==> flow/design.v <==
module mux2 #(parameter n = 16) (Out, InA, InB, Select);
	input 	[n-1:0]	InA, InB;
	input			Select;
	output 	[n-1:0]	Out;
	assign Out = Select ? InB : InA;
endmodule
module add(Out, InA, InB);
	input 		[4:0] InA, InB;
	output reg	[4:0] Out;
	always @(*) begin
		Out = InA + InB;
	end
endmodule
module SignExtend(Out, In);
	input 	[4:0] 	In;
	output 	[15:0] 	Out;
	assign Out = In[4] ? {11'b11111111111, In}:{11'b00000000000, In};
endmodule
module ALU (Out, Zero, InA, InB, ALU_opcode);
	input signed		[15:0]	InA, InB;
	input				[2:0]	ALU_opcode;
	output reg signed	[15:0]	Out;
	output reg					Zero;
	always @(*) begin
		case (ALU_opcode)
			3'd0:	Out = InA + InB;
			3'd1:	Out = InA - InB;
			3'd2:	Out = InA & InB;
			3'd3:	Out = InA | InB;
			3'd4:	Out = InA ^ InB;
			3'd5:	Out = InA >> InB[2:0];
			3'd6:	Out = InA >>> InB[2:0];
			3'd7:	Out = InA << InB[2:0];
		endcase
		Zero = (Out == 16'd0) ? 1'b1 : 1'b0;
	end
endmodule
module PC(PC, In, RST, CLK);
	input		[4:0] 	In;
	input 				CLK, RST;
	output reg	[4:0] 	PC;
	always @(posedge CLK) begin
		if (RST)
			PC <= 5'd0;
		else
			PC <= In;
	end
endmodule
module RegFile(	ReadData1, 
				ReadData2,
				REG0,
				REG1,
				REG2,
				REG3,
				REG4,
				REG5,
				REG6,
				REG7,
				WriteData, 
				ReadWriteEn, 
				WriteAddress, 
				ReadAddress1, 
				ReadAddress2, 
				RST,
				CLK);
	input 			ReadWriteEn, RST, CLK;	
	input	[2:0] 	WriteAddress, ReadAddress1, ReadAddress2;
	input	[15:0] 	WriteData;
	output 	[15:0] 	ReadData1, ReadData2;
	output	[15:0] 	REG0, REG1, REG2, REG3, REG4, REG5, REG6, REG7;
	reg 	[15:0] array_reg [7:0];
	reg 	[15:0] reg1, reg2;
	integer i;
	always @(posedge CLK) begin
		if (RST) begin
			for (i=0; i<8; i=i+1)
				array_reg[i] <= 16'd0;
		end
		else if(ReadWriteEn) begin
			if (WriteAddress != 3'd0)
				array_reg[WriteAddress] <= WriteData;	
		end
	end
	always @(*) begin 
			reg1 = array_reg[ReadAddress1];
			reg2 = array_reg[ReadAddress2];
	end	
	assign REG0 = array_reg[0];
	assign REG1 = array_reg[1];
	assign REG2 = array_reg[2];
	assign REG3 = array_reg[3];
	assign REG4 = array_reg[4];
	assign REG5 = array_reg[5];
	assign REG6 = array_reg[6];
	assign REG7 = array_reg[7];
	assign ReadData1 = reg1;
	assign ReadData2 = reg2;
endmodule
module DMEM(ReadData, Address, WriteData, WriteEn, RST, CLK);
	input 				CLK, RST, WriteEn;
	input 		[15:0] 	Address, WriteData;
	output 	 	[15:0] 	ReadData;
	reg [15:0] array_reg [15:0];
	integer i;
	always @ (posedge CLK)begin
		if (RST) begin
			for (i=0; i<16; i=i+1)
				array_reg[i] <= 16'd0;
		end
		else if (WriteEn)
			array_reg[Address[3:0]] <= WriteData;
	end
	assign ReadData = array_reg[Address[3:0]];
endmodule
module Control(PCSrc, RegSrc, RegWrEn, ALUSrc, ALUopcode, DmemWrEn, WrSrc, INST, z);
	input				z;
	input		[4:0] 	INST;
	output reg	[2:0] 	ALUopcode;
	output reg 			PCSrc, RegSrc, RegWrEn, ALUSrc, DmemWrEn, WrSrc;
	always @(*) begin
		PCSrc = 1'b0;
		RegSrc = 1'b0;
		RegWrEn = 1'b0;
		ALUSrc = 1'b0;
		DmemWrEn = 1'b0;
		WrSrc = 1'b1;
		ALUopcode = 3'd0;
		if(INST[4] == 1'b0) begin		 
			PCSrc = 1'b0;
			RegSrc = 1'b1;
			RegWrEn = 1'b1;
			ALUSrc = 1'b0; 				
			DmemWrEn = 1'b0;
			WrSrc = 1'b1;
			if(INST[3:0] == 4'b0010) ALUopcode = 3'd0; 	 
			if(INST[3:0] == 4'b0011) ALUopcode = 3'd1;	 
			if(INST[3:0] == 4'b0100) ALUopcode = 3'd2;	 
			if(INST[3:0] == 4'b0101) ALUopcode = 3'd3;	 
			if(INST[3:0] == 4'b0110) ALUopcode = 3'd4;	 
			if(INST[3:0] == 4'b1000) ALUopcode = 3'd5; 	 
			if(INST[3:0] == 4'b1001) ALUopcode = 3'd6;	 
			if(INST[3:0] == 4'b1010) ALUopcode = 3'd7;	 
		end
		else if(INST[4] == 1'd1) begin
			if(INST[3] == 1'b0) begin 			 
				PCSrc = 1'b0;
				RegSrc = 1'b1;
				RegWrEn = 1'b1;
				ALUSrc = 1'b1;
				DmemWrEn = 1'b0;
				WrSrc = 1'b1;
				if(INST[2:0] == 3'b010) ALUopcode = 3'd0; 	 
				if(INST[2:0] == 3'b100) ALUopcode = 3'd2;	 
				if(INST[2:0] == 3'b101) ALUopcode = 3'd3;	 
				if(INST[2:0] == 3'b110) ALUopcode = 3'd4;	 
			end
			else if (INST[3] == 1'b1) begin
				if (INST[3:0] == 4'b1100) begin     
					PCSrc = 1'b0;
					RegSrc = 1'b0;
					RegWrEn = 1'b1;
					ALUSrc = 1'b1;
					DmemWrEn = 1'b0;
					WrSrc = 1'b0;
					ALUopcode = 3'd0; 	 
				end
				else if (INST[3:0] == 4'b1101) begin     
					PCSrc = 1'b0;
					RegSrc = 1'b0;
					RegWrEn = 1'b0;
					ALUSrc = 1'b1;
					DmemWrEn = 1'b1;
					WrSrc = 1'b0;
					ALUopcode = 3'd0; 	 
				end
				else if (INST[3:0] == 4'b1110) begin     
					RegSrc = 1'b0;
					RegWrEn = 1'b0;
					ALUSrc = 1'b0;
					DmemWrEn = 1'b0;
					WrSrc = 1'b1;
					ALUopcode = 3'd1; 	 
					if(z == 1'b1)
						PCSrc = 1'b1;
					else	
						PCSrc = 1'b0;
				end
				else if (INST[3:0] == 4'b1111) begin     
					RegSrc = 1'b0;
					RegWrEn = 1'b0;
					ALUSrc = 1'b0;
					DmemWrEn = 1'b0;
					WrSrc = 1'b1;
					ALUopcode = 3'd1; 	 
					if(z == 1'b1)
						PCSrc = 1'b0;
					else	
						PCSrc = 1'b1;
				end
			end
		end
	end
endmodule
module Datapath (CLK, RST, INSTR, PCSrc, RegSrc, RegWrEn, ALUSrc, ALUopcode, DmemWrEn, WrSrc, INST, Zero, PC,
				REG0, REG1, REG2, REG3, REG4, REG5, REG6, REG7, ALU_result, outDMEM, ALU_A, ALU_B
				);
	input			CLK, RST, PCSrc, RegSrc, RegWrEn, ALUSrc, DmemWrEn, WrSrc;
	input 	[2:0]	ALUopcode;
	input	[15:0]	INSTR;
	output	[5:0]	PC;
	output 	[15:0]	REG0, REG1, REG2, REG3, REG4, REG5, REG6, REG7;
	output	[15:0]	ALU_result, outDMEM;
	output	[4:0]	INST;
	output			Zero;
	output	[15:0]	ALU_A, ALU_B;
	wire	[15:0]	instruction;
	wire 	[4:0]	PCout;
	wire	[4:0]	pc0, pc1, muxPC;
	wire	[2:0]	muxRegFile;
	wire	[15:0]	A, B;
	wire	[15:0]	kq_signExtend, muxALU;
	wire	[15:0]	outALU;
	wire	[15:0]	muxDataWr;
	mux2 #(.n(5)) inst0(.Select(PCSrc), .InA(pc0), .InB(pc1), .Out(muxPC));
	PC inst1(.CLK(CLK), .RST(RST), .In(muxPC), .PC(PCout));
	add inst2(.InA(5'd1), .InB(PCout), .Out(pc0));
	assign instruction = INSTR;	 
	add inst4(.InA(instruction[4:0]), .InB(PCout), .Out(pc1));
	assign PC = PCout << 1;
	assign INST = instruction[15:11];
	mux2 #(.n(3)) inst5(.Select(RegSrc), .InA(instruction[10:8]), .InB(instruction[4:2]), .Out(muxRegFile));
	RegFile inst6 (	.ReadData1(A), 
					.ReadData2(B),
					.REG0(REG0),
					.REG1(REG1),
					.REG2(REG2),
					.REG3(REG3),
					.REG4(REG4),
					.REG5(REG5),
					.REG6(REG6),
					.REG7(REG7),
					.WriteData(muxDataWr), 
					.ReadWriteEn(RegWrEn), 
					.WriteAddress(instruction[10:8]), 
					.ReadAddress1(instruction[7:5]), 
					.ReadAddress2(muxRegFile), 
					.RST(RST),
					.CLK(CLK));
	SignExtend inst7(.In(instruction[4:0]), .Out(kq_signExtend));
	mux2 #(.n(16)) inst8(.Select(ALUSrc), .InA(B), .InB(kq_signExtend), .Out(muxALU));
	ALU inst9(.InA(A), .InB(muxALU), .ALU_opcode(ALUopcode), .Out(outALU), .Zero(Zero));
	DMEM inst10(.ReadData(outDMEM), .Address(outALU), .WriteData(B), .WriteEn(DmemWrEn), .RST(RST), .CLK(CLK));
	mux2 #(.n(16)) inst11(.Select(WrSrc), .InA(outDMEM), .InB(outALU), .Out(muxDataWr));
	assign ALU_result = outALU;
	assign ALU_A = A;
	assign ALU_B = muxALU;
endmodule
module Lab4(CLK, RST, INSTR, PC, REG0, REG1, REG2, REG3, REG4, REG5, REG6, REG7, 
		inst_opcode, ALUopcode, ALU_result, Zero, outDMEM, ALU_A, ALU_B);
	input	CLK, RST;
	input		[15:0]	INSTR;
	output 		[5:0]	PC;
	output 		[15:0]	REG0, REG1, REG2, REG3, REG4, REG5, REG6, REG7;
	output 		[4:0]	inst_opcode;
	output 		[2:0]	ALUopcode;
	output 		[15:0]	ALU_result, outDMEM, ALU_A, ALU_B;
	output				Zero;
	wire 				PCSrc, RegSrc, RegWrEn, ALUSrc, DmemWrEn, WrSrc;
	Control c(.PCSrc(PCSrc), .RegSrc(RegSrc), 
			.RegWrEn(RegWrEn), .ALUSrc(ALUSrc), 
			.ALUopcode(ALUopcode), 
			.DmemWrEn(DmemWrEn), .WrSrc(WrSrc), 
			.INST(inst_opcode), .z(Zero));
	Datapath d(	.CLK(CLK), .RST(RST), .INSTR(INSTR), .PCSrc(PCSrc), .RegSrc(RegSrc), 
				.RegWrEn(RegWrEn), .ALUSrc(ALUSrc), 
				.ALUopcode(ALUopcode), .DmemWrEn(DmemWrEn), 
				.WrSrc(WrSrc), .INST(inst_opcode), .Zero(Zero), .PC(PC),
				.REG0(REG0), .REG1(REG1), .REG2(REG2), .REG3(REG3), 
				.REG4(REG4), .REG5(REG5), .REG6(REG6), .REG7(REG7), .ALU_result(ALU_result),
				.outDMEM(outDMEM), .ALU_A(ALU_A), .ALU_B(ALU_B)
				);
endmodule
# Step by step through the tools: Lab4
# Tool output for the design above, in the order of the flow.
# Line numbers count from 1 in the design file above.
# A cell with - has no value.
[inputs] top_module="Lab4" clock_port="CLK" lib="sky130hd" corner="tt_025C_1v80"

# After elaboration
# Source: Yosys, flattened and elaborated, memories not mapped. Widths are those after wreduce; folded enables and synchronous resets count as part of the registers. Registers that Yosys merges into a memory's read port (data or address) are not register bits. Print and check cells do not count. Equal cells are merged and count once.
# Yosys's memory passes give these memory sizes; they may raise the number of words (mostly to a power of two), join words into wider ones and drop unused or constant bits.
[word_totals] ramBits=384 latchBits=0 n_memories=2 elab_cells=100 mem_bits_ro=0 register_bits=5
[op_classes] bitwise=3 n_div=0 addsub=4 n_eq=21 muxes=63 compare=0 n_mul=0 reduce_logical=3 shift=3
[memory_table] memory="d.inst10.array_reg" size=16 word_bits=16 line_no=103 rtl="reg [15:0] array_reg [15:0];"
[memory_table] memory="d.inst6.array_reg" size=8 word_bits=16 line_no=71 rtl="reg [15:0] array_reg [7:0];"
[op_table] cell="16-bit case mux with 8-bit select" n=1
[op_table] cell="16-bit 2-to-1 mux" n=8
[op_table] cell="3-bit 2-to-1 mux" n=14
[op_table] cell="1-bit 2-to-1 mux" n=33
[op_table] cell="4-bit equality test with constant B" n=7
[op_table] cell="3-bit equality test with constant B" n=7
[op_table] cell="16-bit adder" n=1
[op_table] cell="16-bit subtractor" n=1
[op_table] cell="16-bit bitwise AND" n=1
[op_table] cell="16-bit bitwise OR" n=1
[op_table] cell="16-bit XOR" n=1
[op_table] cell="16-bit by 3-bit << shifter with 16-bit output" n=1
[op_table] cell="16-bit by 3-bit >> shifter with 16-bit output" n=1
[op_table] cell="16-bit by 3-bit >>> shifter with 16-bit output" n=1
[op_table] cell="16-bit zero test" n=1
[op_table] cell="4-bit by 3-bit equality test with 1-bit output with constant B" n=3
[op_table] cell="4-bit 2-to-1 mux" n=2
[op_table] cell="2-bit 2-to-1 mux" n=4
[op_table] cell="3-bit by 2-bit equality test with 1-bit output with constant B" n=2
[op_table] cell="1-bit by 5-bit adder with 5-bit output with constant A" n=1
[op_table] cell="5-bit adder" n=1
[op_table] cell="5-bit 2-to-1 mux" n=1
[op_table] cell="4-bit by 2-bit equality test with 1-bit output with constant B" n=1
[op_table] cell="3-bit by 1-bit equality test with 1-bit output with constant B" n=1
[op_table] cell="3-bit zero test" n=1
[op_table] cell="3-bit nonzero test" n=1

# Logic depth
# Yosys ltp: most cells in a row. Word level: on the elaborated netlist, between registers, memories and ports. Mapped: between sequential cells and ports; inverters and the memories' decode and read muxes count.
[depth] depth_word=21 ABC_AREA=1 mapped_depth=51 depth_no_buf=47

# Mapped cells and area
# The flow's flattened synthesis, as Yosys stat reports it; memories are mapped. The netlist is that of the ABC_AREA named above (0 if unset); the other value can give another one.
[mapped] mapped_cells=2762 area_um2=22534.1 buffers=153 sequential_area_um2=11631.2 ff_cells=389
[types] cell="sky130_fd_sc_hd__edfxtp_1" n=384
[types] cell="sky130_fd_sc_hd__nand2_1" n=833
[types] cell="sky130_fd_sc_hd__nor2_1" n=470
[types] cell="sky130_fd_sc_hd__nand3_1" n=231
[types] cell="sky130_fd_sc_hd__inv_1" n=214
[types] cell="sky130_fd_sc_hd__ha_1" n=53
[types] cell="sky130_fd_sc_hd__a21oi_1" n=91
[types] cell="sky130_fd_sc_hd__nand4_1" n=71
[types] cell="sky130_fd_sc_hd__o21ai_0" n=72
[types] cell="sky130_fd_sc_hd__clkbuf_1" n=74
[types] cell="sky130_fd_sc_hd__buf_2" n=54
[types] cell="sky130_fd_sc_hd__nand2_2" n=26
[types] cell="sky130_fd_sc_hd__xor2_1" n=18
[types] cell="sky130_fd_sc_hd__nand3b_1" n=16
[types] cell="sky130_fd_sc_hd__buf_4" n=14
[types] cell="sky130_fd_sc_hd__dfxtp_1" n=5
[types] cell="sky130_fd_sc_hd__nor3_1" n=17
[types] cell="sky130_fd_sc_hd__o2111ai_1" n=8
# Not listed: further types 32, cells in them 111.

# Path before layout
# Path of least setup slack by OpenSTA after synthesis, without wires, with an ideal clock, recovery checks aside; 20% of the period is set as input and as output delay. Where synthesis merged equal registers, the netlist keeps one of their names.
[synth_path] path_kind="input-to-output" start="in INSTR[15]" end="out Zero" out_delay_ps=2400 setup_slack_ps=3008 path_stages=36 tclk_ps=12000 delay_ps=4192 t_arrival_ps=6592 synth_period_reached_ps=8992
# "delay_ps" is the arrival time less input delay plus setup time.
# At an output port there is no setup time.
# "path_stages" counts driving pins, that of a launching flip-flop among them; a cell with two outputs on the path counts twice.
# "synth_period_reached_ps" is the clock period less the worst setup slack; recovery checks do not enter. This is arithmetic on one report: input and output delays are still those of the set period (20% each).
# The rows between start and end are the longest chain of elaborated cells between them; the timing report does not say that the signal goes this way. Where chains are equally long, one stands for them.
# A line is the first line of the expression or statement that the cell stems from. Yosys adds cells for indexed reads and writes and turns some case tables into memories.
# A memory read counts as a cell of the chain, while the word-level depth stops at memories.
[synth_between] cell_sequence="sky130_fd_sc_hd__buf_4 > sky130_fd_sc_hd__nand2_4 > sky130_fd_sc_hd__buf_6 > sky130_fd_sc_hd__nand2_1 > sky130_fd_sc_hd__o21ai_4 > sky130_fd_sc_hd__inv_2 > sky130_fd_sc_hd__nand3_1 > sky130_fd_sc_hd__nand2_2 > sky130_fd_sc_hd__nand2_1 > sky130_fd_sc_hd__nand2_2 > sky130_fd_sc_hd__buf_4 > sky130_fd_sc_hd__buf_2 > sky130_fd_sc_hd__ha_1 > sky130_fd_sc_hd__nand2_1 > sky130_fd_sc_hd__nor2_1 > sky130_fd_sc_hd__nand3_1 > sky130_fd_sc_hd__nor3_1 > sky130_fd_sc_hd__inv_1 > sky130_fd_sc_hd__nor3_1 > sky130_fd_sc_hd__nor2_1 > sky130_fd_sc_hd__xor2_1 > sky130_fd_sc_hd__ha_1 > sky130_fd_sc_hd__nand2_1 > sky130_fd_sc_hd__nor2_1 > sky130_fd_sc_hd__nand4_1 > sky130_fd_sc_hd__nand3_1 > sky130_fd_sc_hd__inv_1 > sky130_fd_sc_hd__o21ai_0 > sky130_fd_sc_hd__inv_1 > sky130_fd_sc_hd__o21bai_1 > sky130_fd_sc_hd__a21oi_1 > sky130_fd_sc_hd__nand3_1 > sky130_fd_sc_hd__nand2_1 > sky130_fd_sc_hd__nand2_1 > sky130_fd_sc_hd__nand2_1 > sky130_fd_sc_hd__nor2_1" elab_chain_len=8 cone_cells=25 cone_lines=13 classes_between="2 x add/sub; 7 x eq/ne; 3 x shift; 7 x mux; 3 x logic; 2 x reduce/logical; 1 x memory"
[synth_rtl] item="start, declared" line_no=261 rtl="input [15:0] INSTR;"
[synth_rtl] item="1-bit 2-to-1 mux" line_no=128 rtl="if(INST[4] == 1'b0) begin"
[synth_rtl] item="3-bit 2-to-1 mux" line_no=5 rtl="assign Out = Select ? InB : InA;"
[synth_rtl] item="memory read 8 x 16 bit" line_no=71 rtl="reg [15:0] array_reg [7:0];"
[synth_rtl] item="16-bit 2-to-1 mux" line_no=5
[synth_rtl] item="16-bit subtractor" line_no=27 rtl="3'd1: Out = InA - InB;"
[synth_rtl] item="16-bit case mux with 8-bit select" line_no=25 rtl="case (ALU_opcode)"
[synth_rtl] item="16-bit zero test" line_no=35 rtl="Zero = (Out == 16'd0) ? 1'b1 : 1'b0;"
[synth_rtl] item="1-bit 2-to-1 mux" line_no=35
[synth_rtl] item="end, declared" line_no=267 rtl="output Zero;"

# Worst path after layout
# From the final timing report of stored run 1: the path of least setup slack in the routed layout; clock arrival at registers is part of the times.
# The path's times are printed in steps of 10 ps; the period is the one set.
[layout_path] path_kind="input-to-output" start="in INSTR[11]" end="out outDMEM[15]" path_stages=25 t_arrival_ps=9630 tclk_ps=12000 out_delay_ps=2400 setup_slack_ps=-30
# The rows between start and end are the longest chain of elaborated cells between them; the timing report does not say that the signal goes this way. Where chains are equally long, one stands for them.
# A memory read counts as a cell of the chain, while the word-level depth stops at memories.
[layout_between] cell_sequence="sky130_fd_sc_hd__clkdlybuf4s50_1 > sky130_fd_sc_hd__inv_2 > sky130_fd_sc_hd__nor2_1 > sky130_fd_sc_hd__o21ai_1 > sky130_fd_sc_hd__nand3_1 > sky130_fd_sc_hd__nor2_1 > sky130_fd_sc_hd__inv_1 > sky130_fd_sc_hd__nor2_2 > sky130_fd_sc_hd__inv_2 > sky130_fd_sc_hd__o21ai_0 > sky130_fd_sc_hd__inv_1 > sky130_fd_sc_hd__ha_1 > sky130_fd_sc_hd__nand3_1 > sky130_fd_sc_hd__nand2_1 > sky130_fd_sc_hd__xnor2_1 > sky130_fd_sc_hd__nand2_1 > sky130_fd_sc_hd__nand2_1 > sky130_fd_sc_hd__nand2_1 > sky130_fd_sc_hd__inv_1 > sky130_fd_sc_hd__clkbuf_1 > sky130_fd_sc_hd__nand2_1 > sky130_fd_sc_hd__nand2_1 > sky130_fd_sc_hd__nor2_1 > sky130_fd_sc_hd__inv_1 > sky130_fd_sc_hd__clkdlybuf4s50_1" elab_chain_len=12 cone_cells=53 cone_lines=27 classes_between="2 x add/sub; 21 x eq/ne; 3 x shift; 22 x mux; 3 x logic; 1 x reduce/logical; 1 x memory"
[layout_rtl] item="start, declared" line_no=261 rtl="input [15:0] INSTR;"
[layout_rtl] item="4-bit by 2-bit equality test with 1-bit output" line_no=136 rtl="if(INST[3:0] == 4'b0011) ALUopcode = 3'd1;"
[layout_rtl] item="1-bit 2-to-1 mux" line_no=136
[layout_rtl] item="2-bit 2-to-1 mux" line_no=137 rtl="if(INST[3:0] == 4'b0100) ALUopcode = 3'd2;"
[layout_rtl] item="2-bit 2-to-1 mux" line_no=138 rtl="if(INST[3:0] == 4'b0101) ALUopcode = 3'd3;"
[layout_rtl] item="3-bit 2-to-1 mux" line_no=139 rtl="if(INST[3:0] == 4'b0110) ALUopcode = 3'd4;"
[layout_rtl] item="3-bit 2-to-1 mux" line_no=140 rtl="if(INST[3:0] == 4'b1000) ALUopcode = 3'd5;"
[layout_rtl] item="3-bit 2-to-1 mux" line_no=141 rtl="if(INST[3:0] == 4'b1001) ALUopcode = 3'd6;"
[layout_rtl] item="3-bit 2-to-1 mux" line_no=142 rtl="if(INST[3:0] == 4'b1010) ALUopcode = 3'd7;"
[layout_rtl] item="3-bit 2-to-1 mux" line_no=128 rtl="if(INST[4] == 1'b0) begin"
[layout_rtl] item="3-bit equality test" line_no=25 rtl="case (ALU_opcode)"
[layout_rtl] item="16-bit case mux with 8-bit select" line_no=25
[layout_rtl] item="memory read 16 x 16 bit" line_no=103 rtl="reg [15:0] array_reg [15:0];"
[layout_rtl] item="end, declared" line_no=266 rtl="output [15:0] ALU_result, outDMEM, ALU_A, ALU_B;"

Data sheet: physical implementation of Lab4

Design Lab4 on sky130hd. What follows are 3 stored runs of the flow, each under its own settings; their order means nothing. The constraints put input and output delay at 20% of the set period each and load the outputs with 0.01 pF.
"achievedPeriod_ps" = clock period - worst setup slack. The figure is calculated, with input and output delays left at 20% of the set period.
"worst_path_ps" is the time allowed to the run's worst setup path (the clock period less input and output delay, where it has them) less its slack. Clock arrival times count: a late capture clock shortens it, a late launch clock lengthens it.
"power_total_mw" rests on the timing tool's default activity at the inputs, not on a simulated workload.
"worst_path_ps" is given in steps of 10 ps.

[flow] stored run 1: files
==> flow/run.sh <==
#!/bin/bash
# the make line also repeats the synthesis and layout settings of config.mk as NAME=value (left out here)
make -C /OpenROAD-flow-scripts/flow DESIGN_CONFIG=/design/flow/config.mk WORK_HOME=/design/flow/orfs CLKGATE_MAP_FILE= finish
==> flow/config.mk <==
export PLATFORM = sky130hd
export DESIGN_NAME = Lab4
export DESIGN_NICKNAME = Lab4
export VERILOG_FILES = /design/flow/design.v
export SDC_FILE = /design/flow/constraint.sdc
export NUM_CORES = 4
export LEC_CHECK = 0
export ABC_AREA = 1
export CAP_MARGIN = 20
export CELL_PAD_IN_SITES_DETAIL_PLACEMENT = 2
export CELL_PAD_IN_SITES_GLOBAL_PLACEMENT = 1
export CORE_MARGIN = 2
export CORE_UTILIZATION = 23
export CTS_CLUSTER_DIAMETER = 144
export GPL_TIMING_DRIVEN = 0
export HOLD_SLACK_MARGIN = 0.25
export MIN_ROUTING_LAYER = met2
export PLACE_DENSITY = 0.68
export SLEW_MARGIN = 35
export TNS_END_PERCENT = 20
==> flow/constraint.sdc <==
create_clock -name core_clock -period 12.0 [get_ports {CLK}]
set_input_delay 2.4000 -clock core_clock [delete_from_list [all_inputs] [get_ports {CLK}]]
set_output_delay 2.4000 -clock core_clock [all_outputs]
set_load 0.01 [all_outputs]

[flow] stored run 1: metrics
[metrics] worst_path_ps = 7230
[metrics] worstPathKind = input-to-output
[metrics] design_die_area_um2 = 100495.0
[metrics] tns_ps = -27
[metrics] power_total_mw = 5.176
[metrics] ws_hold_ps = 605
[metrics] final_setup_ws_ps = -25
[metrics] achievedPeriod_ps = 12025
[metrics] final_stdcell_area_um2 = 27920.5
[metrics] ys_area_um2 = 22534.1

[flow] stored run 2: files
==> flow/run.sh <==
#!/bin/bash
# the make line also repeats the synthesis and layout settings of config.mk as NAME=value (left out here)
make -C /OpenROAD-flow-scripts/flow DESIGN_CONFIG=/design/flow/config.mk WORK_HOME=/design/flow/orfs CLKGATE_MAP_FILE= finish
==> flow/config.mk <==
export PLATFORM = sky130hd
export DESIGN_NAME = Lab4
export DESIGN_NICKNAME = Lab4
export VERILOG_FILES = /design/flow/design.v
export SDC_FILE = /design/flow/constraint.sdc
export NUM_CORES = 4
export LEC_CHECK = 0
export ABC_AREA = 1
export CAP_MARGIN = 20
export CELL_PAD_IN_SITES_DETAIL_PLACEMENT = 2
export CELL_PAD_IN_SITES_GLOBAL_PLACEMENT = 1
export CORE_MARGIN = 2
export CORE_UTILIZATION = 23
export HOLD_SLACK_MARGIN = 0.25
export MIN_ROUTING_LAYER = met2
export PLACE_DENSITY = 0.68
export SLEW_MARGIN = 35
==> flow/constraint.sdc <==
create_clock -name core_clock -period 12.0 [get_ports {CLK}]
set_input_delay 2.4000 -clock core_clock [delete_from_list [all_inputs] [get_ports {CLK}]]
set_output_delay 2.4000 -clock core_clock [all_outputs]
set_load 0.01 [all_outputs]

[flow] stored run 2: metrics
[metrics] final_stdcell_area_um2 = 27669.0
[metrics] achievedPeriod_ps = 11534
[metrics] ws_hold_ps = 698
[metrics] ys_area_um2 = 22534.1
[metrics] worst_path_ps = 6730
[metrics] worstPathKind = input-to-output
[metrics] final_setup_ws_ps = 466
[metrics] power_total_mw = 5.027
[metrics] tns_ps = 0
[metrics] design_die_area_um2 = 100495.0

[flow] stored run 3: files
==> flow/run.sh <==
#!/bin/bash
# the make line also repeats the synthesis and layout settings of config.mk as NAME=value (left out here)
make -C /OpenROAD-flow-scripts/flow DESIGN_CONFIG=/design/flow/config.mk WORK_HOME=/design/flow/orfs CLKGATE_MAP_FILE= finish
==> flow/config.mk <==
export PLATFORM = sky130hd
export DESIGN_NAME = Lab4
export DESIGN_NICKNAME = Lab4
export VERILOG_FILES = /design/flow/design.v
export SDC_FILE = /design/flow/constraint.sdc
export NUM_CORES = 4
export LEC_CHECK = 0
export CAP_MARGIN = 20
export CORE_MARGIN = 2
export CORE_UTILIZATION = 40
export PLACE_DENSITY = 0.6
export SLEW_MARGIN = 20
==> flow/constraint.sdc <==
create_clock -name core_clock -period 11.7 [get_ports {CLK}]
set_input_delay 2.3400 -clock core_clock [delete_from_list [all_inputs] [get_ports {CLK}]]
set_output_delay 2.3400 -clock core_clock [all_outputs]
set_load 0.01 [all_outputs]

[flow] stored run 3: metrics
[metrics] final_stdcell_area_um2 = 27750.4
[metrics] design_die_area_um2 = 59895.2
[metrics] tns_ps = 0
[metrics] power_total_mw = 5.031
[metrics] worst_path_ps = 6730
[metrics] worstPathKind = input-to-output
[metrics] final_setup_ws_ps = 290
[metrics] ws_hold_ps = 608
[metrics] ys_area_um2 = 23181.0
[metrics] achievedPeriod_ps = 11410
